==> flow/design.v <==
module SP_wocg(
	clk,
	rst_n,
	in_valid,
	in_data,
	in_mode,
	out_valid,
	out_data
);
input clk, rst_n, in_valid;
input [2:0] in_mode;
input [8:0] in_data;
output reg out_valid;
output reg [8:0] out_data;
genvar idx;
integer i;
localparam IDLE = 4'b0000;
localparam INV  = 4'b0001;
localparam MUL  = 4'b0010;
localparam SORT = 4'b0100;
localparam SUM  = 4'b1000;
reg [3:0] cur_state,next_state;
reg [4:0] cnt;
reg [2:0] cnt_data;
reg [8:0] data_temp;
reg [10:0] data_sum [0:5]; 
reg [2:0] mode_r;
wire idle_state = cur_state == IDLE;
wire inv_in_valid  = cur_state[0] && cnt < 6;
wire mul_in_valid  = cur_state[1] && cnt < 6;
wire sort_in_valid = cur_state[2] && cnt < 6;
wire sum_in_valid  = cur_state[3] && cnt < 6;
wire inv_out_valid,mul_out_valid,sort_out_valid;
wire [8:0] inv_out_data,mul_out_data,sort_out_data;
wire [8:0] sum_mod_out_w;   
wire inv_done  = cur_state[0] && cnt == 'd18;
wire mul_done  = cur_state[1] && cnt == 'd12;
wire sort_done = cur_state[2] && cnt == 'd11;
reg  sum_done ;
wire mode0_cnt_flag = cur_state[3] && mode_r == 'd0 && cnt == 'd5;
always @(posedge clk or negedge rst_n) begin
	if (!rst_n) begin
		cur_state <= IDLE;
	end
	else begin
		cur_state <= next_state;
	end
end
always @(*) begin
	case(cur_state)
		IDLE : next_state = in_valid  ? in_mode[0] ? INV : in_mode[1] ? MUL : in_mode[2] ? SORT : SUM : IDLE;
		INV  : next_state = inv_done  ? mode_r[1] ? MUL : mode_r[2] ? SORT : SUM : INV;
		MUL  : next_state = mul_done  ? mode_r[2] ? SORT : SUM : MUL;
		SORT : next_state = sort_done ? SUM : SORT;
		SUM  : next_state = sum_done  ? IDLE : SUM;
		default : next_state = IDLE;
	endcase
end
always @(*) begin 
	if(cur_state[3]) begin
		if(mode_r == 'd0) sum_done = cnt == 'd12;
		else sum_done = cnt == 'd7;
	end
	else sum_done = 0;
end
always @(posedge clk or negedge rst_n) begin
	if (!rst_n) begin
		cnt <= 'd0;
	end
	else begin
		if(idle_state) cnt <= 'd0;
		else if(inv_done | mul_done | sort_done) cnt <= 'd0;
		else cnt <= cnt + 'd1;
	end
end
always @(posedge clk or negedge rst_n) begin
	if (!rst_n) begin
		cnt_data <= 'd0;
	end
	else begin
		if(inv_in_valid)  cnt_data <= cnt_data + 'd1;
		else if(mul_in_valid)  cnt_data <= cnt_data + 'd1;
		else if(sort_in_valid) cnt_data <= cnt_data + 'd1;
		else if(mode0_cnt_flag) cnt_data <= 'd1;
		else if(cur_state[3])  cnt_data <= cnt_data + 'd1;
		else if(inv_done | mul_done | sort_done | sum_done) cnt_data <= 'd0;
	end
end
always @(posedge clk or negedge rst_n) begin
	if (!rst_n) begin
		mode_r <= 'd0;
	end
	else if(in_valid && idle_state)begin
		mode_r <= in_mode;
	end
end
always @(posedge clk or negedge rst_n) begin
	if (!rst_n) begin
		data_temp <= 'd0;
	end
	else begin
		if(in_valid) data_temp <= in_data;
		else if(inv_out_valid)  data_temp <= inv_out_data;
		else if(mul_out_valid)  data_temp <= mul_out_data;
		else if(sort_out_valid) data_temp <= sort_out_data;
	end
end
always @(posedge clk or negedge rst_n) begin
	if (!rst_n) begin
		for(i=0;i<6;i=i+1) begin
			data_sum[i] <= 'd0;
		end
	end
	else begin
		if(inv_in_valid) begin
			data_sum[cnt_data] <= data_sum[cnt_data] + data_temp;   
		end
		else if(mul_in_valid)  begin 
			if(mode_r[0]) data_sum[cnt_data] <= data_sum[cnt_data] + data_temp;   
			else data_sum[cnt_data] <= data_sum[cnt_data] + (data_temp << 1);   
		end
		else if(sort_in_valid) begin
			if(mode_r[1:0] == 'd0) data_sum[cnt_data] <= (data_sum[cnt_data] + data_temp) + (data_temp << 1);   
			else if(mode_r[1]) data_sum[cnt_data] <= data_sum[cnt_data] + data_temp;  
			else data_sum[cnt_data] <= data_sum[cnt_data] + (data_temp << 1);  
		end
		else if(sum_in_valid)  begin
			if(mode_r[2:0] == 'd0) data_sum[cnt_data] <= data_sum[cnt_data] + (data_temp << 2);   
			else if(mode_r[2]) data_sum[cnt_data] <= data_sum[cnt_data] + data_temp;  
			else if(mode_r[1]) data_sum[cnt_data] <= data_sum[cnt_data] + (data_temp << 1);  
			else data_sum[cnt_data] <= (data_sum[cnt_data] + data_temp) + (data_temp << 1);  
		end
		else if(idle_state) begin
			for(i=0;i<6;i=i+1) begin
				data_sum[i] <= 'd0;
			end
		end
	end
end
always @(posedge clk or negedge rst_n) begin
	if (!rst_n) begin
		out_data <= 'd0;
	end
	else begin
		if(sum_done) out_data <= 'd0;
		else if(cur_state[3]) begin 
			if(mode_r == 'd0) out_data <= cnt > 'd5 ? sum_mod_out_w : 'd0;
			else out_data <= cnt > 'd0 ? sum_mod_out_w : 'd0;
		end
	end
end
always @(posedge clk or negedge rst_n) begin
	if (!rst_n) begin
		out_valid <= 0;
	end
	else begin
		if(sum_done) out_valid <= 0;
		else if(cur_state[3]) begin 
			if(mode_r == 'd0) out_valid <= cnt > 'd5 ? 1 : 0;
			else out_valid <= cnt > 'd0 ? 1 : 0;
		end
	end
end
Modular_Inv Inv_inst (.clk(clk),.rst_n(rst_n),.in_valid(inv_in_valid),.in_data(data_temp),.out_valid(inv_out_valid) ,.out_data(inv_out_data));
Modular_Mul Mul_inst (.clk(clk),.rst_n(rst_n),.in_valid(mul_in_valid),.in_data(data_temp),.out_valid(mul_out_valid) ,.out_data(mul_out_data));
Sort      Sort_inst (.clk(clk),.rst_n(rst_n),.in_valid(sort_in_valid),.in_data(data_temp),.out_valid(sort_out_valid),.out_data(sort_out_data));
Modular_509 U_inst_C(.in_data({7'd0,data_sum[cnt_data - 1]}),.out_data(sum_mod_out_w));
endmodule
module Modular_509(in_data,out_data);
parameter BIAS = 9'd509;
input [17:0] in_data;
output reg [8:0] out_data;
wire  [10:0] tmp = (in_data[8:0] + in_data[17:9]) + (in_data[17:9] << 1);
wire  [10:0] tmp_bias_509  = tmp - BIAS;
wire  [10:0] tmp_bias_1018 = tmp - (BIAS<<1);
wire  [10:0] tmp_bias_1527 = tmp - (BIAS<<1) - BIAS;
wire  [10:0] tmp_bias_2036 = tmp - (BIAS<<2);
always @(*) begin
	if(tmp < BIAS) out_data = tmp;
	else if(tmp_bias_509  < BIAS) out_data = tmp_bias_509 ;
	else if(tmp_bias_1018 < BIAS) out_data = tmp_bias_1018;
	else if(tmp_bias_1527 < BIAS) out_data = tmp_bias_1527;
	else out_data = tmp_bias_2036;
end
endmodule
module Modular_Inv(clk,rst_n,in_valid,in_data,out_valid,out_data);
input  [8:0] in_data;
input  clk,rst_n,in_valid;
output out_valid;
output [8:0] out_data;
localparam IDLE = 2'b00;
localparam CAL  = 2'b01;
localparam OUT  = 2'b10;
reg [1:0] cur_state,next_state;
reg [5:0] st_end_flag_r;
reg pulse;
reg [3:0] cnt;
reg [17:0] data_A_r[0:5],data_B_r[0:5];
wire cal_done = cnt == 'd12;
wire out_done = cnt == 'd5 && cur_state[1];
reg  [5:0] stall_flag_r;
wire  [8:0] modA_out_w[0:2];
wire  [8:0] modB_out_w[0:2];
reg  [17:0] modA_in_w [0:2];
reg  [17:0] modB_in_w [0:2];
wire [17:0] mulA_out_w[0:2];
wire [17:0] mulB_out_w[0:2];
reg   [8:0] mulA_in_w [0:2];
reg   [8:0] mulB_in_w [0:2];
genvar idx;
integer i;
assign out_valid = cur_state[1];
assign out_data = out_valid ? data_A_r[cnt] : 'd0;
always @(posedge clk or negedge rst_n) begin
	if (!rst_n) begin
		cur_state <= IDLE;
	end
	else begin
		cur_state <= next_state;
	end
end
always @(*) begin
	case(cur_state)
		IDLE:next_state = in_valid ? CAL : IDLE;
		CAL :next_state = cal_done ? OUT : CAL ;
		OUT :next_state = out_done ? IDLE: OUT ;
		default: next_state = IDLE;
	endcase
end
generate
	for(idx=0;idx<3;idx=idx+1) begin
		Modular_509 U_inst_A(.in_data(modA_in_w[idx]),.out_data(modA_out_w[idx]));
		Modular_509 U_inst_B(.in_data(modB_in_w[idx]),.out_data(modB_out_w[idx]));
	end
endgenerate
generate
	for(idx=0;idx<3;idx=idx+1) begin
		assign mulA_out_w[idx] =  mulA_in_w[idx] * mulB_in_w[idx];
		assign mulB_out_w[idx] =  mulB_in_w[idx] * mulB_in_w[idx];
	end
endgenerate
always @(*) begin 
	for(i=0;i<3;i=i+1) begin
		if(pulse)
			mulA_in_w[i] = data_A_r[2*i];
		else
			mulA_in_w[i] = data_A_r[2*i+1];
	end
end
always @(*) begin 
	for(i=0;i<3;i=i+1) begin
		if(pulse)
			mulB_in_w[i] = data_B_r[2*i];
		else
			mulB_in_w[i] = data_B_r[2*i+1];
	end
end
always @(*) begin 
	for(i=0;i<3;i=i+1) begin
		if(!pulse)
			modA_in_w[i] = data_A_r[2*i];
		else
			modA_in_w[i] = data_A_r[2*i+1];
	end
end
always @(*) begin 
	for(i=0;i<3;i=i+1) begin
		if(!pulse)
			modB_in_w[i] = data_B_r[2*i];
		else
			modB_in_w[i] = data_B_r[2*i+1];
	end
end
always @(posedge clk or negedge rst_n) begin
	if (!rst_n) begin
		cnt <= 'd0;
	end
	else begin
		if(in_valid) cnt <= cnt + 'd1;
		else if(cal_done | out_done) cnt <= 'd0;
		else if(cur_state[1]) cnt <= cnt + 'd1;
		else if(pulse) cnt <= cnt + 'd1;
	end
end
always @(posedge clk or negedge rst_n) begin
	if (!rst_n) begin
		stall_flag_r <= 'd0;
	end
	else begin
		if(cnt == 'd3 && cur_state[0]) stall_flag_r <= 6'b000001;
		else if(cnt == 'd4 && cur_state[0]) stall_flag_r <= 6'b000011;
		else stall_flag_r <= stall_flag_r << 1;
	end
end
always @(posedge clk or negedge rst_n) begin
	if (!rst_n) begin
		pulse <= 0;
	end
	else begin
		if(out_done) pulse <= 0;
		else if(cur_state[0] | cur_state[1]) pulse <= ~pulse;
	end
end
always @(posedge clk or negedge rst_n) begin
	if (!rst_n) begin
		st_end_flag_r <= 'd0;
	end
	else begin
		if(in_valid) st_end_flag_r[cnt] <= 1;
		else if(cur_state[1]) st_end_flag_r[cnt] <= 0;
	end
end
always @(posedge clk or negedge rst_n) begin
	if (!rst_n) begin
		for(i=0;i<6;i=i+1) begin
			data_A_r[i] <= 'd0;
		end
	end
	else begin
		for(i=0;i<6;i=i+2) begin  
			if(in_valid && cnt == i)  data_A_r[i] <= in_data;
			else if(stall_flag_r[i])  data_A_r[i] <= data_A_r[i];
			else if(st_end_flag_r[i]) data_A_r[i] <= !pulse ? modA_out_w[i>>1] : mulA_out_w[i>>1];
			else data_A_r[i] <= 'd0;
		end
		for(i=1;i<6;i=i+2) begin  
			if(in_valid && cnt == i)  data_A_r[i] <= in_data;
			else if(stall_flag_r[i])  data_A_r[i] <= data_A_r[i];
			else if(st_end_flag_r[i]) data_A_r[i] <= !pulse ? mulA_out_w[i>>1] : modA_out_w[i>>1];
			else data_A_r[i] <= 'd0;
		end
	end
end
always @(posedge clk or negedge rst_n) begin
	if (!rst_n) begin
		for(i=0;i<6;i=i+1) begin
			data_B_r[i] <= 'd0;
		end
	end
	else begin
		for(i=0;i<6;i=i+2) begin  
			if(in_valid && cnt == i) data_B_r[i] <= in_data*in_data;
			else if(st_end_flag_r[i]) data_B_r[i] <= !pulse ? modB_out_w[i>>1] : mulB_out_w[i>>1] ;
			else data_B_r[i] <= 'd0;
		end
		for(i=1;i<6;i=i+2) begin  
			if(in_valid && cnt == i) data_B_r[i] <= in_data*in_data;
			else if(st_end_flag_r[i]) data_B_r[i] <= !pulse ? mulB_out_w[i>>1] : modB_out_w[i>>1];
			else data_B_r[i] <= 'd0;
		end
	end
end
endmodule
module Modular_Mul(clk,rst_n,in_valid,in_data,out_valid,out_data);
input  [8:0] in_data;
input  clk,rst_n,in_valid;
output out_valid;
output [8:0] out_data;
localparam IDLE = 2'b00;
localparam CAL  = 2'b01;
localparam OUT  = 2'b10;
reg [1:0] cur_state,next_state;
reg [3:0] cnt;
reg [8:0] b_r[0:5];
reg [8:0] tmp_mod_r;
reg [8:0] tmp1_r;
reg [8:0] tmp2_r;
reg [8:0] tmp3_r;
reg [8:0] tmp4_r;
reg [17:0] tmp_r;
genvar idx;
integer i;
wire [8:0] mod_out_w;
reg  [8:0] in_mul_A_w,in_mul_B_w;
Modular_509 U_inst_C(.in_data(tmp_r),.out_data(mod_out_w));
assign out_valid = cur_state[1];
assign out_data  = out_valid ? tmp_mod_r : 'd0;
always @(posedge clk or negedge rst_n) begin
	if (!rst_n) begin
		cur_state <= IDLE;
	end
	else begin
		cur_state <= next_state;
	end
end
always @(*) begin
	case(cur_state)
		IDLE:next_state = in_valid ? CAL : IDLE;
		CAL :next_state = cnt == 'd10 ? OUT : CAL ;
		OUT :next_state = cnt == 'd0 ? IDLE: OUT ;
		default: next_state = IDLE;
	endcase
end
always @(*) begin
	if(in_valid) begin
		in_mul_A_w = b_r[0];
	end
	else begin
		case(cnt)
			'd5 :in_mul_A_w = b_r[0];
			'd6 :in_mul_A_w = tmp_mod_r;
			'd7 :in_mul_A_w = tmp2_r;
			'd8 :in_mul_A_w = tmp1_r;
			'd9 :in_mul_A_w = b_r[0];
			'd10:in_mul_A_w = b_r[1];
			'd11:in_mul_A_w = b_r[2];
			'd12:in_mul_A_w = b_r[3];
			'd13:in_mul_A_w = b_r[4];
			'd14:in_mul_A_w = b_r[5];
			default:in_mul_A_w = 'd0;
		endcase
	end
end
always @(*) begin
	if(in_valid) begin
		in_mul_B_w = in_data;
	end
	else begin
		case(cnt)
			'd5 :in_mul_B_w = b_r[5];
			'd6 :in_mul_B_w = tmp4_r;
			'd7 :in_mul_B_w = tmp4_r;
			'd8 :in_mul_B_w = tmp4_r;
			'd9 :in_mul_B_w = tmp_mod_r;
			'd10:in_mul_B_w = tmp_mod_r;
			'd11:in_mul_B_w = tmp3_r;
			'd12:in_mul_B_w = tmp3_r;
			'd13:in_mul_B_w = tmp1_r;
			'd14:in_mul_B_w = tmp2_r;
			default:in_mul_B_w = 'd0;
		endcase
	end
end
always @(posedge clk or negedge rst_n) begin
	if (!rst_n) begin
		cnt <= 'd0;
	end
	else begin
		if(cur_state[0] | cur_state[1]) cnt <= cnt + 'd1; 
		else if(cur_state == IDLE) cnt <= 'd0;
	end
end
always @(posedge clk or negedge rst_n) begin
	if (!rst_n) begin
		for(i=0;i<6;i=i+1) begin
			b_r[i] <= 'd0;
		end
	end
	else begin
		if(in_valid) begin
			for(i=0;i<5;i=i+1) begin
				b_r[0] <= in_data;
				b_r[i+1] <= b_r[i];
			end
		end
	end
end
always @(posedge clk or negedge rst_n) begin
	if (!rst_n) begin
		tmp_r <= 'd0;
	end
	else begin
		tmp_r <= in_mul_A_w * in_mul_B_w;
	end
end
always @(posedge clk or negedge rst_n) begin
	if (!rst_n) begin
		tmp_mod_r <= 'd0;
	end
	else begin
		tmp_mod_r <= mod_out_w;
	end
end
always @(posedge clk or negedge rst_n) begin
	if (!rst_n) begin
		tmp1_r <= 'd0;
	end
	else begin
		tmp1_r <= cur_state[1] ? tmp1_r : tmp_mod_r;
	end
end
always @(posedge clk or negedge rst_n) begin
	if (!rst_n) begin
		tmp2_r <= 'd0;
	end
	else begin
		tmp2_r <= cur_state[1] ? tmp2_r : tmp1_r;
	end
end
always @(posedge clk or negedge rst_n) begin
	if (!rst_n) begin
		tmp3_r <= 'd0;
	end
	else begin
		tmp3_r <= cur_state[1] ? tmp3_r : tmp2_r;
	end
end
always @(posedge clk or negedge rst_n) begin
	if (!rst_n) begin
		tmp4_r <= 'd0;
	end
	else begin
		tmp4_r <= tmp3_r;
	end
end
endmodule
module Sort(clk,rst_n,in_valid,in_data,out_valid,out_data);
input  [8:0] in_data;
input  clk,rst_n,in_valid;
output out_valid;
output [8:0] out_data;
integer i;
reg [8:0] data_r[0:5];
reg [4:0] st_flag_r;
reg [1:0] cur_state,next_state;
localparam IDLE = 2'b00;
localparam RD   = 2'b01;
localparam SORT = 2'b10;
localparam OUT  = 2'b11;
wire sort_done = st_flag_r == 'd1 && cur_state == SORT;
wire rd_done = st_flag_r[0] && cur_state == RD;
wire out_done = st_flag_r == 0 && cur_state == OUT;
assign out_valid = cur_state == OUT;
assign out_data  = out_valid ? data_r[5] : 'd0;
always @(posedge clk or negedge rst_n) begin
	if (!rst_n) begin
		cur_state <= IDLE;
	end
	else begin
		cur_state <= next_state;
	end
end
always @(*) begin
	case(cur_state)
		IDLE:next_state = in_valid  ? RD   : IDLE;
		RD  :next_state = rd_done   ? SORT : RD  ;
		SORT:next_state = sort_done ? OUT  : SORT;
		OUT: next_state = out_done  ? IDLE : OUT ;
		default: next_state = IDLE;
	endcase
end
always @(posedge clk or negedge rst_n) begin
	if (!rst_n) begin
		st_flag_r <= 'd0;
	end
	else if (cur_state == IDLE || sort_done) begin
		st_flag_r <= 'b10000;
	end
	else if(rd_done) begin
		st_flag_r <= 'b10101;
	end
	else begin
		st_flag_r <= st_flag_r >> 1;
	end
end
always @(posedge clk or negedge rst_n) begin
	if (!rst_n) begin
		for(i=0;i<6;i=i+1) begin
			data_r[i] <= 'd0;
		end
	end
	else begin
		if(in_valid) begin
			if(in_data > data_r[0]) begin
				data_r[0] <= in_data;
				data_r[1] <= data_r[0];
				data_r[2] <= data_r[1];
				data_r[3] <= data_r[2];
				data_r[4] <= data_r[3];
				data_r[5] <= data_r[4];
			end
			else begin
				data_r[1] <= in_data;
				data_r[2] <= data_r[1];
				data_r[3] <= data_r[2];
				data_r[4] <= data_r[3];
				data_r[5] <= data_r[4];
			end
		end
		else if(cur_state == SORT && st_flag_r[0]) begin   
      		for(i=1;i<5;i=i+2)
      		begin
      		  data_r[i  ] <= (data_r[i] < data_r[i+1]) ? data_r[i+1] : data_r[i  ];
      		  data_r[i+1] <= (data_r[i] < data_r[i+1]) ? data_r[i  ] : data_r[i+1];
      		end
		end
		else if(cur_state == SORT && !st_flag_r[0]) begin
      		for(i=2;i<5;i=i+2)
      		begin
      		  data_r[i  ] <= (data_r[i] < data_r[i+1]) ? data_r[i+1] : data_r[i  ];
      		  data_r[i+1] <= (data_r[i] < data_r[i+1]) ? data_r[i  ] : data_r[i+1];
      		end
		end
		else if(cur_state == OUT) begin
      		for(i=0;i<5;i=i+1)
      		begin
      		  data_r[i+1] <= data_r[i];
      		end
		end
		else if(cur_state == IDLE) begin
			for(i=0;i<6;i=i+1) begin
				data_r[i] <= 'd0;
			end
		end
	end
end
endmodule
==> reports on SP_wocg <==
Reports on SP_wocg. Each step is given for the RTL above and for the edited RTL. Lines under "before" count in the file above, lines under "after" in the edited file. "change": "after" minus "before" as printed here. "rel. change": 100 x difference / "before". Operators: Yosys type, input widths -> output width; for muxes data width and select width s. Cell names lack the library's common part. The mark -- stands for no value.

Top: SP_wocg. Clock port: clk. Library: sky130hd. Timing corner: tt_025C_1v80.

Edit of the RTL. The edit as a unified diff against the file above. The edit is scripted: it alters the design's behaviour and was not made to optimise anything.

```diff
@@ -373,5 +373,5 @@
 wire [8:0] mod_out_w;
 reg  [8:0] in_mul_A_w,in_mul_B_w;
-Modular_509 U_inst_C(.in_data(tmp_r),.out_data(mod_out_w));
+assign mod_out_w = 0;
 assign out_valid = cur_state[1];
 assign out_data  = out_valid ? tmp_mod_r : 'd0;
```

Word level. Counts by Yosys on the flattened word-level netlist (proc, flatten, opt, wreduce). Print and check cells are left out. Cells with the same type and inputs are merged into one.

Operators by class: add/sub/neg operators (before 66, after 60, change -6, rel. change -9.09%); $mul (before 8, after 7, change -1, rel. change -12.50%); $lt $le $gt $ge (before 40, after 36, change -4, rel. change -10.00%); equal/unequal tests (before 88, after 79, change -9, rel. change -10.23%); shift-type cells (before 2, after 2, change 0, rel. change 0.00%); mux-type cells (before 355, after 347, change -8, rel. change -2.25%); bitwise gates (word level) (before 11, after 11, change 0, rel. change 0.00%); reductions and logical operators (before 66, after 62, change -4, rel. change -6.06%).

Operators by type and width: $mux 9 (before 84, after 78, change -6, rel. change -7.14%); $eq 4x4->1 const B (before 9, after 3, change -6, rel. change -66.67%); $lt 11x9->1 const B (before 32, after 28, change -4, rel. change -12.50%); $eq 4x3->1 const B (before 6, after 3, change -3, rel. change -50.00%); $reduce_or 2->1 (before 3, after 0, change -3, rel. change -100.00%); $sub 11x9->11 const B (before 16, after 14, change -2, rel. change -12.50%); $mul 9x9->18 (before 8, after 7, change -1, rel. change -12.50%); $sub 11x10->11 const B (before 8, after 7, change -1, rel. change -12.50%); $sub 9x9->9 const B (before 8, after 7, change -1, rel. change -12.50%); $add 10x10->11 (before 7, after 6, change -1, rel. change -14.29%); $add 9x9->10 (before 7, after 6, change -1, rel. change -14.29%); $pmux 9 s6 (before 2, after 1, change -1, rel. change -50.00%); $pmux 9 s9 (before 1, after 0, change -1, rel. change -100.00%); $reduce_or 3->1 (before 1, after 0, change -1, rel. change -100.00%); $mux 11 (before 165, after 165, change 0, rel. change 0.00%); $mux 18 (before 48, after 48, change 0, rel. change 0.00%); $ne 2x1->1 const B (before 25, after 25, change 0, rel. change 0.00%); $logic_and 1x1->1 (before 24, after 24, change 0, rel. change 0.00%); $mux 4 (before 16, after 16, change 0, rel. change 0.00%); $mux 1 (before 13, after 13, change 0, rel. change 0.00%); $ne 2x2->1 const B (before 9, after 9, change 0, rel. change 0.00%); $reduce_and 5->1 (before 7, after 7, change 0, rel. change 0.00%); $add 11x9->11 (before 6, after 6, change 0, rel. change 0.00%); $eq 3x2->1 const B (before 6, after 6, change 0, rel. change 0.00%); $eq 3x3->1 const B (before 6, after 6, change 0, rel. change 0.00%); $mux 2 (before 6, after 6, change 0, rel. change 0.00%); $mux 3 (before 6, after 6, change 0, rel. change 0.00%); $or 1x1->1 (before 6, after 6, change 0, rel. change 0.00%).

Not every row of either side is listed.

Bit counts: register bits after elaboration (before 519, after 402, change -117, rel. change -22.54%); input bits (before 15, after 15, change 0, rel. change 0.00%); output and inout bits (before 10, after 10, change 0, rel. change 0.00%).

Depth. Longest topological path by Yosys (ltp), each cell counted once; first at word level (registers and memories cut), then after technology mapping (sequential cells cut; the memories' decode and read muxes count).

Logic depth: depth in word-level cells (before 19, after 19, change 0, rel. change 0.00%); ABC_AREA (before 0, after 0); depth in mapped cells (before 32, after 27, change -5, rel. change -15.62%); depth with buffers taken out (before 31, after 25, change -6, rel. change -19.35%).

After synthesis. The flow's flattened synthesis, as Yosys stat reports it; memories are mapped. The netlist is that of the ABC_AREA named above (0 if unset); the other value can give another one.

Cells by type: nand2_1 (before 739, after 484, change -255, rel. change -34.51%); dfrtp_1 (before 520, after 403, change -117, rel. change -22.50%); o21ai_0 (before 280, after 215, change -65, rel. change -23.21%); clkbuf_1 (before 231, after 166, change -65, rel. change -28.14%); inv_1 (before 694, after 634, change -60, rel. change -8.65%); ha_1 (before 536, after 476, change -60, rel. change -11.19%); fa_1 (before 413, after 354, change -59, rel. change -14.29%); nor2_1 (before 589, after 537, change -52, rel. change -8.83%); xnor2_1 (before 196, after 158, change -38, rel. change -19.39%); a22o_1 (before 96, after 69, change -27, rel. change -28.12%); a211oi_1 (before 76, after 49, change -27, rel. change -35.53%); a21oi_1 (before 353, after 330, change -23, rel. change -6.52%); mux2_2 (before 244, after 223, change -21, rel. change -8.61%); a22oi_1 (before 92, after 73, change -19, rel. change -20.65%); a222oi_1 (before 52, after 33, change -19, rel. change -36.54%); o21ai_1 (before 45, after 27, change -18, rel. change -40.00%); nor2b_1 (before 66, after 49, change -17, rel. change -25.76%); o211ai_1 (before 48, after 32, change -16, rel. change -33.33%).

Not every row of either side is listed.

Mapped netlist: mapped cells (before 6860, after 5823, change -1037, rel. change -15.12%); cell area after synthesis (sq um) (before 59716.0, after 50683.6, change -9032.4, rel. change -15.13%); flip-flops (before 521, after 404, change -117, rel. change -22.46%); buffers (before 296, after 234, change -62, rel. change -20.95%).

The figures by module come from a second, unflattened synthesis with its own total; it is not the netlist above.

Unflattened totals: cell total of the unflattened synthesis (before 7560, after 6276, change -1284, rel. change -16.98%); area total of the unflattened synthesis (sq um) (before 65845.7, after 54314.6, change -11531.1, rel. change -17.51%).

Rows give one instance, submodules left out.

By module, before: Modular_Inv (instances 1, cells 3109, area 28041.9 sq um, seq. area 5880.6 sq um); Modular_509 (instances 8, cells 288, area 2122.0 sq um, seq. area 0.0 sq um); Modular_Mul (instances 1, cells 780, area 8480.6 sq um, seq. area 3078.0 sq um); SP_wocg (instances 1, cells 944, area 8227.9 sq um, seq. area 2502.4 sq um); Sort (instances 1, cells 423, area 4119.0 sq um, seq. area 1577.8 sq um).

By module, after: Modular_Inv (instances 1, cells 3103, area 28195.8 sq um, seq. area 5880.6 sq um); Modular_509 (instances 7, cells 253, area 1923.1 sq um, seq. area 0.0 sq um); SP_wocg (instances 1, cells 944, area 8227.9 sq um, seq. area 2502.4 sq um); Sort (instances 1, cells 420, area 4062.6 sq um, seq. area 1577.8 sq um); Modular_Mul (instances 1, cells 38, area 366.6 sq um, seq. area 150.1 sq um).

Worst setup path after synthesis. Source: OpenSTA report_checks on the synthesized netlist (no wires, ideal clock, input and output delay 20% of the period each), path of least setup slack; recovery checks are left aside. Register names are those of the netlist, which keeps one name where synthesis merged equal registers.

Timing after synthesis: kind (before reg-to-reg, after reg-to-reg); start point (before register Inv_inst.pulse, after register Inv_inst.pulse); end point (before register Inv_inst.data_A_r[3][4], after register Inv_inst.data_A_r[0][4]); clock period (ns) (before 8.0, after 8.0, change 0.0, rel. change 0.00%); setup time (ns) (before 0.073, after 0.121, change +0.048); arrival time (ns) (before 6.638, after 6.701, change +0.063, rel. change +0.95%); setup slack (ns) (before 1.289, after 1.178, change -0.111); delay of the path (ns) (before 6.711, after 6.822, change +0.111, rel. change +1.65%); driving pins on the path (before 24, after 25, change +1, rel. change +4.17%); buffers on the path (before 5, after 6, change +1, rel. change +20.00%); period reached after synthesis (ns) (before 6.711, after 6.822, change +0.111, rel. change +1.65%).

"delay of the path" is the arrival time less input delay plus setup time. "driving pins on the path" counts driving pins, that of a launching flip-flop among them; a cell with two outputs on the path counts twice. "period reached after synthesis" = period - worst setup slack (recovery checks aside). The figure is calculated, with input and output delays left at 20% of the set period. Between the ends stands the longest chain of elaborated cells between them, by number of cells; it is not shown to be the way that was timed. Of several equally long chains one is given. Each line given opens the expression or statement behind the cell; cells for indexed reads and writes are added by Yosys, which also makes memories of some case tables. A register here has more assigning lines than the two given.

On the way, after synthesis, before:
Cell sequence: dfrtp_1 clkbuf_1 clkbuf_1 clkbuf_1 buf_1 mux2_2 fa_1 ha_1 fa_1 xor2_1 clkbuf_1 ha_1 a21o_1 o21ai_0 or4_1 nor4_2 a32o_1 o32ai_1 nor4_4 a2bb2oi_2 a21boi_1 or3_1 a21o_1 a21oi_2. The entry for length of the longest elaborated chain reads 14.

Ends and longest elaborated chain, after synthesis, before: from (decl) (line 196) `reg pulse;`; from (assign) (line 297) `pulse <= 0;`; from (assign) (line 301) `else if(cur_state[0] | cur_state[1]) pulse <= ~pulse;`; $mux 18 (line 260) `if(!pulse)`; $add 9x9->10 (line 173) `wire  [10:0] tmp = (in_data[8:0] + in_data[17:9]) + (in_data[17:9] << 1);`; $add 10x10->11 (line 173); $sub 11x10->11 (line 176) `wire  [10:0] tmp_bias_1527 = tmp - (BIAS<<1) - BIAS;`; $sub 11x9->11 (line 176); $lt 11x9->1 (line 182) `else if(tmp_bias_1527 < BIAS) out_data = tmp_bias_1527;`; $mux 9 (line 182); $mux 9 (line 181) `else if(tmp_bias_1018 < BIAS) out_data = tmp_bias_1018;`; $mux 9 (line 180) `else if(tmp_bias_509 < BIAS) out_data = tmp_bias_509 ;`; $mux 9 (line 179) `if(tmp < BIAS) out_data = tmp;`; $mux 18 x2 (line 329) `else if(st_end_flag_r[i]) data_A_r[i] <= !pulse ? mulA_out_w[i>>1] : modA_out_w[i>>1];`; $mux 18 (line 328) `else if(stall_flag_r[i]) data_A_r[i] <= data_A_r[i];`; $mux 18 (line 327) `if(in_valid && cnt == i) data_A_r[i] <= in_data;`; to (assign) (line 327); to (assign) (line 328); to (decl) (line 198) `reg [17:0] data_A_r[0:5],data_B_r[0:5];`.

On the way, after synthesis, after:
Cell sequence: dfrtp_1 clkbuf_1 clkbuf_1 buf_1 buf_1 mux2_2 fa_1 ha_1 fa_1 xor2_1 clkbuf_1 ha_1 a21oi_1 a211oi_1 nor2_1 a21boi_1 o311ai_0 a31oi_1 or3_1 o211ai_2 buf_2 a21oi_1 o41ai_1 nor3_1 o22a_1. The entry for length of the longest elaborated chain reads 14.

Ends and longest elaborated chain, after synthesis, after: from (decl) (line 196) `reg pulse;`; from (assign) (line 297) `pulse <= 0;`; from (assign) (line 301) `else if(cur_state[0] | cur_state[1]) pulse <= ~pulse;`; $mux 18 (line 260) `if(!pulse)`; $add 9x9->10 (line 173) `wire  [10:0] tmp = (in_data[8:0] + in_data[17:9]) + (in_data[17:9] << 1);`; $add 10x10->11 (line 173); $sub 11x10->11 (line 176) `wire  [10:0] tmp_bias_1527 = tmp - (BIAS<<1) - BIAS;`; $sub 11x9->11 (line 176); $lt 11x9->1 (line 182) `else if(tmp_bias_1527 < BIAS) out_data = tmp_bias_1527;`; $mux 9 (line 182); $mux 9 (line 181) `else if(tmp_bias_1018 < BIAS) out_data = tmp_bias_1018;`; $mux 9 (line 180) `else if(tmp_bias_509 < BIAS) out_data = tmp_bias_509 ;`; $mux 9 (line 179) `if(tmp < BIAS) out_data = tmp;`; $mux 18 x2 (line 323) `else if(st_end_flag_r[i]) data_A_r[i] <= !pulse ? modA_out_w[i>>1] : mulA_out_w[i>>1];`; $mux 18 (line 322) `else if(stall_flag_r[i]) data_A_r[i] <= data_A_r[i];`; $mux 18 (line 321) `if(in_valid && cnt == i) data_A_r[i] <= in_data;`; to (assign) (line 321); to (assign) (line 322); to (decl) (line 198) `reg [17:0] data_A_r[0:5],data_B_r[0:5];`.

Timing after layout. Path of least setup slack in the final report of the runs of pair 1 (OpenROAD, finished layout, wires in). Where an end is a register, its clock arrival counts in the times.

Timing after layout: kind (before reg-to-reg, after reg-to-reg); start point (before register Inv_inst.pulse, after register Inv_inst.pulse); end point (before register Inv_inst.data_B_r[1][17], after register Inv_inst.data_B_r[2][8]); clock period (ns) (before 8.0, after 8.0, change 0.0, rel. change 0.00%); setup time (ns) (before 0.14, after 0.16, change +0.02); arrival time (ns) (before 7.97, after 7.84, change -0.13, rel. change -1.63%); setup slack (ns) (before 0.60, after 0.63, change +0.03); driving pins on the path (before 26, after 20, change -6, rel. change -23.08%); buffers on the path (before 1, after 1, change 0, rel. change 0.00%).

Between the ends stands the longest chain of elaborated cells between them, by number of cells; it is not shown to be the way that was timed. Of several equally long chains one is given. A register here has more assigning lines than the two given.

On the way, after layout, before:
Cell sequence: dfrtp_4 buf_12 mux2_2 inv_1 nor2_1 fa_1 inv_1 fa_1 inv_1 ha_1 inv_1 fa_1 inv_1 ha_1 a21o_1 a21oi_1 o21bai_1 a21oi_1 o21bai_1 a21oi_1 nor2b_1 o21a_1 o41ai_1 o21ai_0 xnor2_1 o22ai_1. The entry for length of the longest elaborated chain reads 5.

Ends and longest elaborated chain, after layout, before: from (decl) (line 196) `reg pulse;`; from (assign) (line 297) `pulse <= 0;`; from (assign) (line 301) `else if(cur_state[0] | cur_state[1]) pulse <= ~pulse;`; $mux 9 (line 252) `if(pulse)`; $mul 9x9->18 (line 239) `assign mulB_out_w[idx] = mulB_in_w[idx] * mulB_in_w[idx];`; $mux 18 x2 (line 348) `else if(st_end_flag_r[i]) data_B_r[i] <= !pulse ? mulB_out_w[i>>1] : modB_out_w[i>>1];`; $mux 18 (line 347) `if(in_valid && cnt == i) data_B_r[i] <= in_data*in_data;`; to (assign) (line 347); to (assign) (line 348); to (decl) (line 198) `reg [17:0] data_A_r[0:5],data_B_r[0:5];`.

On the way, after layout, after:
Cell sequence: dfrtp_4 buf_4 mux2_2 ha_1 ha_1 fa_1 inv_1 ha_1 xnor3_1 nand2_1 nor3_1 a22o_1 a32oi_1 a211oi_1 o22a_1 mux2_2 a31oi_1 o32ai_1 a21oi_1 o221ai_1. The entry for length of the longest elaborated chain reads 13.

Ends and longest elaborated chain, after layout, after: from (decl) (line 196) `reg pulse;`; from (assign) (line 297) `pulse <= 0;`; from (assign) (line 301) `else if(cur_state[0] | cur_state[1]) pulse <= ~pulse;`; $mux 18 (line 268) `if(!pulse)`; $add 9x9->10 (line 173) `wire  [10:0] tmp = (in_data[8:0] + in_data[17:9]) + (in_data[17:9] << 1);`; $add 10x10->11 (line 173); $sub 11x10->11 (line 176) `wire  [10:0] tmp_bias_1527 = tmp - (BIAS<<1) - BIAS;`; $sub 11x9->11 (line 176); $lt 11x9->1 (line 182) `else if(tmp_bias_1527 < BIAS) out_data = tmp_bias_1527;`; $mux 9 (line 182); $mux 9 (line 181) `else if(tmp_bias_1018 < BIAS) out_data = tmp_bias_1018;`; $mux 9 (line 180) `else if(tmp_bias_509 < BIAS) out_data = tmp_bias_509 ;`; $mux 9 (line 179) `if(tmp < BIAS) out_data = tmp;`; $mux 18 x2 (line 343) `else if(st_end_flag_r[i]) data_B_r[i] <= !pulse ? modB_out_w[i>>1] : mulB_out_w[i>>1] ;`; $mux 18 (line 342) `if(in_valid && cnt == i) data_B_r[i] <= in_data*in_data;`; to (assign) (line 342); to (assign) (line 343); to (decl) (line 198) `reg [17:0] data_A_r[0:5],data_B_r[0:5];`.

Layout results. Runs of the flow (Yosys, OpenROAD) on both versions; the two runs of a pair have the same settings. The constraints put input and output delay at 20% of the set period each and load the outputs with 0.01 pF.

Settings, pair 1:
For CORE_UTILIZATION the number is 40. The figure for SYNTH_MEMORY_MAX_BITS is 16384. For period_ns the number is 8.0. The figure for CAP_MARGIN is 20. For CORE_MARGIN the number is 2. For SLEW_MARGIN the number is 20.

Final reports, pair 1: Yosys chip area after synthesis (sq um) (before 59716.0, after 50683.6, change -9032.4, rel. change -15.13%); area inside the die boundary (sq um) (before 152397.0, after 129571.0, change -22826.0, rel. change -14.98%); std-cell area (final layout) (sq um) (before 64384.2, after 54619.9, change -9764.3, rel. change -15.17%); utilization (%) (before 43.5, after 43.4, change -0.1); worst setup slack after layout (ns) (before 0.597, after 0.627, change +0.030); final setup TNS (ns) (before 0.000, after 0.000, change 0.000); clock period achieved (ns) (before 7.403, after 7.373, change -0.030, rel. change -0.41%).

Settings, pair 2:
The figure for CELL_PAD_IN_SITES_DETAIL_PLACEMENT is 1. For CORE_UTILIZATION the number is 56. For CTS_CLUSTER_DIAMETER the number is 231. Under CTS_CLUSTER_SIZE stands 45. GPL_ROUTABILITY_DRIVEN: 1. MAX_ROUTING_LAYER: met4. For PLACE_DENSITY_LB_ADDON the number is 0.12. The figure for SYNTH_MEMORY_MAX_BITS is 16384. For period_ns the number is 6.3. The figure for CAP_MARGIN is 20. For CORE_MARGIN the number is 2. For SLEW_MARGIN the number is 20.

Final reports, pair 2: Yosys chip area after synthesis (sq um) (before 59716.0, after 50683.6, change -9032.4, rel. change -15.13%); area inside the die boundary (sq um) (before 109263.0, after 92927.4, change -16335.6, rel. change -14.95%); std-cell area (final layout) (sq um) (before 65031.1, after 54742.5, change -10288.6, rel. change -15.82%); utilization (%) (before 61.6, after 60.9, change -0.7); worst setup slack after layout (ns) (before 0.090, after -0.333, change -0.423); final setup TNS (ns) (before 0.000, after -1.113, change -1.113); clock period achieved (ns) (before 6.210, after 6.633, change +0.423, rel. change +6.81%).

"clock period achieved" means the clock period less the worst setup slack. The figure is calculated, with input and output delays left at 20% of the set period.
